==> flow/design.v <==
`timescale 1ns/10ps
module  SOBEL(clk,reset,busy,ready,iaddr,idata,cdata_rd,cdata_wr,caddr_rd,caddr_wr,cwr,crd,csel	);
	input clk,reset;
	input ready;
	input [7:0] idata;
	input [7:0] cdata_rd;
	output reg busy;
	output reg [16:0] iaddr;
	output reg [7:0] cdata_wr;
	output [15:0] caddr_rd;
	output reg [15:0] caddr_wr;
	output reg cwr;
	output crd;
	output reg [1:0] csel;
	assign caddr_rd = 16'd0;
	assign crd = 1'b0;
	localparam IDLE = 2'd0, READ = 2'd1, WRITE = 2'd2, DONE = 2'd3;
	reg [1:0] state;
	reg [3:0] count;
	reg [16:0] count_iaddr;    
	reg [16:0] w_count;        
	reg [71:0] pixel_value;    
	reg [7:0] sobel_x;
	wire [71:0] win = {idata, pixel_value[63:0]};
	wire [7:0] p0 = win[7:0],   p1 = win[15:8],  p2 = win[23:16];
	wire [7:0] p3 = win[31:24], p5 = win[47:40];
	wire [7:0] p6 = win[55:48], p7 = win[63:56], p8 = win[71:64];
	wire signed [11:0] gx = $signed({4'b0, p0}) + $signed({3'b0, p3, 1'b0}) + $signed({4'b0, p6})
	                      - $signed({3'b0, p5, 1'b0}) - $signed({4'b0, p2}) - $signed({4'b0, p8});
	wire signed [11:0] gy_r = $signed({4'b0, pixel_value[7:0]}) + $signed({3'b0, pixel_value[15:8], 1'b0}) + $signed({4'b0, pixel_value[23:16]})
	                        - $signed({3'b0, pixel_value[63:56], 1'b0}) - $signed({4'b0, pixel_value[55:48]}) - $signed({4'b0, pixel_value[71:64]});
	function [7:0] clamp(input signed [11:0] v);
		if (v > 255) clamp = 8'd255;
		else if (v < 0) clamp = 8'd0;
		else clamp = v[7:0];
	endfunction
	wire [8:0] temp_combine = sobel_x + cdata_wr + 9'd1;
	always @(posedge clk)
	begin
		if (reset) begin
			state <= IDLE;
			busy <= 1'b0;
			cwr <= 1'b0;
			csel <= 2'b00;
			count <= 4'd0;
			iaddr <= 17'd0;
			count_iaddr <= 17'd0;
			w_count <= 17'd0;
			caddr_wr <= 16'd0;
			cdata_wr <= 8'd0;
		end
		else begin
			case (state)
			IDLE: begin
				if (ready) begin
					busy <= 1'b1;
					state <= READ;
					count <= 4'd0;
					count_iaddr <= 17'd0;
					iaddr <= 17'd0;
					w_count <= 17'd0;
				end
			end
			READ: begin
				pixel_value[count*8 +: 8] <= idata;
				if (count == 4'd8) begin
					cwr <= 1'b1;
					csel <= 2'b01;
					cdata_wr <= clamp(gx);
					sobel_x <= clamp(gx);
					caddr_wr <= w_count[15:0];
					state <= WRITE;
				end
				else begin
					if (count == 4'd2 || count == 4'd5)
						iaddr <= iaddr + 17'd256;
					else
						iaddr <= iaddr + 17'd1;
					count <= count + 4'd1;
				end
			end
			WRITE: begin
				if (csel == 2'b01) begin
					csel <= 2'b10;
					cdata_wr <= clamp(gy_r);
				end
				else if (csel == 2'b10) begin
					csel <= 2'b11;
					cdata_wr <= temp_combine[8:1];
				end
				else begin
					cwr <= 1'b0;
					csel <= 2'b00;
					count <= 4'd0;
					w_count <= w_count + 17'd1;
					if (w_count == 17'd65535) begin
						busy <= 1'b0;
						state <= DONE;
					end
					else begin
						state <= READ;
						if (count_iaddr % 258 == 255) begin
							count_iaddr <= count_iaddr + 17'd3;
							iaddr <= count_iaddr + 17'd3;
						end
						else begin
							count_iaddr <= count_iaddr + 17'd1;
							iaddr <= count_iaddr + 17'd1;
						end
					end
				end
			end
			default: ;
			endcase
		end
	end
endmodule
# Reports on SOBEL
# Tool output for the design above, in the order of the flow.
# Line numbers count from 1 in the design file above.
# Library cell names are shortened.
# Not given: -
# design
top_module	SOBEL
clk_port	clk
cell_library	sky130hd
lib_corner	tt_025C_1v80

# Elaborated design
# Yosys after proc, flatten, opt, wreduce and memory -nomap, before mapping. Memory bits, and registers merged into a memory's read port (data or address), are not among the register bits. Print and check cells are not counted. Equal cells are merged and count once.
# word_totals
ff_bits	165
output_inout_bits	62
word_cells	120
# op_classes
add_sub_neg	19
div	1
n_cmp	4
n_eq	17
n_shift	2
n_mux	44
bitwise	4
reduce_logical	17
# op_table
cell	count
modulo 17 x 9 -> 32 bit with constant B	1
two-way mux 17 bit	9
bitwise AND 72 bit	1
OR 72 bit	1
NOT 72 bit	1
variable shift 8 x 33 -> 72 bit	1
variable shift 8 x 33 -> 72 bit with constant A	1
parallel mux 17 bit (select 2 bit)	2
two-way mux 8 bit	7
adder 17 x 1 -> 17 bit with constant B	3
parallel mux 17 bit (select 3 bit)	1
subtractor 12 x 9 -> 12 bit	4
negator 7 -> 33 bit	1
equality test 32 x 8 -> 1 bit with constant B	1
subtractor 11 x 9 -> 12 bit	2
less-than comparator 12 x 1 -> 1 bit with constant B	2
> comparator 12 x 9 -> 1 bit with constant B	2
adder 10 x 8 -> 11 bit	2
AND reduction 5 bit	4
adder 8 x 9 -> 10 bit	2
equality test 17 x 16 -> 1 bit with constant B	1
adder 17 x 2 -> 17 bit with constant B	1
adder 17 x 9 -> 17 bit with constant B	1
parallel mux 8 bit (select 2 bit)	1
two-way mux 4 bit	4
two-way mux 2 bit	8
!= test 2 bit with constant B	7
parallel mux 4 bit (select 3 bit)	1
# Other operator kinds: 22; their cells: 36.

# Logic depth
# Depth = most cells in a row (Yosys ltp): at word level without a register or memory, in the mapped netlist without a sequential cell, where the memories' decode and read muxes count.
# logic_depth
ltp_word	10
abc_area	0
ltp_mapped	42
mapped_depth_nobuf	37

# After synthesis
# Source: synth_stat.txt of the flow (Yosys; design flattened, memories mapped). It holds for the ABC_AREA given above (unset counts as 0); a run with the other value may have another netlist.
# The area totals of this step are shown rounded.
# mapped
stdcells	1416
synth_area_um2	12000
seq_area_um2	3900
flip_flops	158
n_buf	78
# types
type	count	type_area_um2
edfxtp_1	72	2.16E+03
dfxtp_1	86	1.72E+03
fa_1	64	1.28E+03
nor2_1	153	574.301
ha_1	45	563.04
nand2_1	147	551.779
a21oi_1	92	460.442
inv_1	111	416.65
o21ai_0	67	335.322
xnor2_1	38	332.819
a22o_1	28	245.235
xor2_1	22	192.685
nor3_1	38	190.182
clkbuf_1	44	165.158
nand3_1	32	160.154
o211ai_1	19	142.637
buf_4	18	135.13
mux2i_1	12	120.115
# Other cell types: 83; their cells: 328.

# Timing after synthesis
# OpenSTA on the mapped netlist: ideal clock, no wires. The path of least setup slack (recovery checks aside). Input and output delay are each 20% of the period. Register names are those of the netlist, which keeps one name where synthesis merged equal registers.
# synth_path
kind	reg-to-reg
startpoint	reg count_iaddr[9]
endpoint	reg iaddr[14]
tclk_ns	9.6
launch_ns	0.000
t_arrival_ns	8.623
path_slack_ns	0.907
delay_ns	8.694
driving_pins	37
period_less_setup_slack_ns	8.693
# "delay_ns" = arrival - input delay + setup time.
# "driving_pins": output pins that drive a net of the path, with the launching flip-flop's if there is one; two outputs of one cell count as two.
# "period_less_setup_slack_ns" is the clock period less the worst setup slack; recovery checks do not enter. This is arithmetic on one report: input and output delays are still those of the set period (20% each).
# Between the ends stands the longest chain of elaborated cells between them, by number of cells; it is not shown to be the way that was timed. Of several equally long chains one is given.
# A line is the first line of the expression or statement that the cell stems from. Yosys adds cells for indexed reads and writes and turns some case tables into memories.
# At most two assigning lines are given for a register; there are more.
# synth_via
path_cell_list	dfxtp_1 or4b_1 buf_2 or4_4 nand2_1 or3_4 o31ai_2 a211o_1 nor4_2 o311ai_2 nor3_1 o2111ai_1 a2111oi_2 o21a_1 mux2i_1 nand3_1 a21oi_2 o2111a_1 nand4_4 and3_4 nor2_1 ha_1 inv_1 nand2_1 mux2i_1 a311oi_1 o2111a_1 nand4_1 o21bai_1 a2111o_1 fa_1 nor2_1 nand3_1 or3_1 a21oi_1 o21ai_0 a21oi_1
elab_chain_cells	7
cone_cells	9
cone_classes	add/sub: 2; div: 1; eq/ne: 1; mux: 5
# synth_lines
element	line_no	rtl
from (decl)	20	reg [16:0] count_iaddr;
from (assign)	103	count_iaddr <= count_iaddr + 17'd3;
from (assign)	107	count_iaddr <= count_iaddr + 17'd1;
modulo 17 x 9 -> 32 bit	102	if (count_iaddr % 258 == 255) begin
equality test 32 x 8 -> 1 bit	102
two-way mux 17 bit	102
two-way mux 17 bit	96	if (w_count == 17'd65535) begin
two-way mux 17 bit	87	else if (csel == 2'b10) begin
two-way mux 17 bit	83	if (csel == 2'b01) begin
parallel mux 17 bit (select 3 bit)	53	case (state)
to (assign)	76	iaddr <= iaddr + 17'd256;
to (assign)	78	iaddr <= iaddr + 17'd1;
to (decl)	8	output reg [16:0] iaddr;

# Path in the finished layout
# Path of least setup slack in the final report of record 1 (OpenROAD, finished layout, wires in). Where an end is a register, its clock arrival counts in the times.
# layout_path
kind	reg-to-reg
startpoint	reg count_iaddr[14]
endpoint	reg iaddr[10]
tclk_ns	9.3
launch_ns	0.44
t_arrival_ns	9.35
path_slack_ns	0.25
driving_pins	38
# Between the ends stands the longest chain of elaborated cells between them, by number of cells; it is not shown to be the way that was timed. Of several equally long chains one is given.
# At most two assigning lines are given for a register; there are more.
# layout_via
path_cell_list	dfxtp_4 or4_4 nor4_4 buf_4 nor2_1 or3_4 a2111oi_4 a211oi_4 a211o_1 o31a_1 buf_6 o211ai_1 o211ai_1 a2111oi_2 o21a_1 mux2i_4 buf_6 nand4_1 (+2 left out) and2_4 and3_4 nor2_4 buf_4 ha_1 or3_4 o31ai_2 nand4_1 o21bai_4 a2111o_1 fa_2 nor2_4 buf_6 nand4_1 xnor2_2 o32ai_2 a22oi_1 nor2_1
elab_chain_cells	7
cone_cells	7
cone_lines	5
cone_classes	div: 1; eq/ne: 1; mux: 5
# layout_lines
element	line_no	rtl
from (decl)	20	reg [16:0] count_iaddr;
from (assign)	103	count_iaddr <= count_iaddr + 17'd3;
from (assign)	107	count_iaddr <= count_iaddr + 17'd1;
modulo 17 x 9 -> 32 bit	102	if (count_iaddr % 258 == 255) begin
equality test 32 x 8 -> 1 bit	102
two-way mux 17 bit	102
two-way mux 17 bit	96	if (w_count == 17'd65535) begin
two-way mux 17 bit	87	else if (csel == 2'b10) begin
two-way mux 17 bit	83	if (csel == 2'b01) begin
parallel mux 17 bit (select 3 bit)	53	case (state)
to (assign)	76	iaddr <= iaddr + 17'd256;
to (assign)	78	iaddr <= iaddr + 17'd1;
to (decl)	8	output reg [16:0] iaddr;

# Measured results for SOBEL: 6 stored runs of the Yosys and OpenROAD flow on sky130hd. The settings differ; the order carries no meaning. The constraints put input and output delay at 20% of the set period each and load the outputs with 0.01 pF.
# "period_reached_ns": clock period set for the run, less the worst setup slack. It is reckoned from that one timing run; input and output delays stay at 20% of the period that was set.
# By "worst_path_allowed_less_slack_ns" is meant the share of the clock period that the worst setup path is allowed (20% is reserved at inputs, 20% at outputs), minus its slack. Clock arrival times at its registers enter into it.
# The results are shown rounded.
# Settings: - = not set for that run.
# Results: - = not shown.
stored run	CORE_UTILIZATION	period_ns	CAP_MARGIN	CORE_MARGIN	SLEW_MARGIN	ABC_AREA	CELL_PAD_IN_SITES_DETAIL_PLACEMENT	CELL_PAD_IN_SITES_GLOBAL_PLACEMENT	CTS_CLUSTER_DIAMETER	GPL_TIMING_DRIVEN	MAX_ROUTING_LAYER	MIN_ROUTING_LAYER	PLACE_DENSITY_LB_ADDON	SETUP_SLACK_MARGIN	TNS_END_PERCENT	fin_util_pct	holdWs_ns	die_footprint_um2	layout_stdcell_area_um2	worstSetupSlack_ns	final_setup_tns_ns	synth_area_um2	worst_path_allowed_less_slack_ns	worstPathKind	period_reached_ns
record 1	22	9.3	20	2	20	-	-	-	-	-	-	-	-	-	-	28	0.46	58000	15000	0.25	0.000	12000	9.05	reg-to-reg	9.050
record 2	40	9.6	0	5	35	1	0	0	300	1	met4	met1	0.28	2.82	90	51	0.46	36000	16000	1.4	0.000	13000	8.23	reg-to-reg	8.235
record 3	40	6.18	20	2	20	-	-	-	-	-	-	-	-	-	-	54	0.46	32000	16000	-2.5	-77	12000	8.72	reg-to-reg	8.716
record 4	40	9.3	20	2	20	-	-	-	-	-	-	-	-	-	-	49	0.46	32000	15000	0.41	0.000	12000	8.89	reg-to-reg	8.890
record 5	40	9.6	20	2	5	1	1	0	55	1	-	met2	-	-	-	47	0.47	34000	15000	0.29	0.000	13000	9.31	reg-to-reg	9.306
record 6	69	8.28	20	7	20	-	-	-	-	-	met4	met2	0.09	1.67	40	-	-	-	-	-	-	-	-	-	-
# Record 6: no results, routing failed with GRT-0232
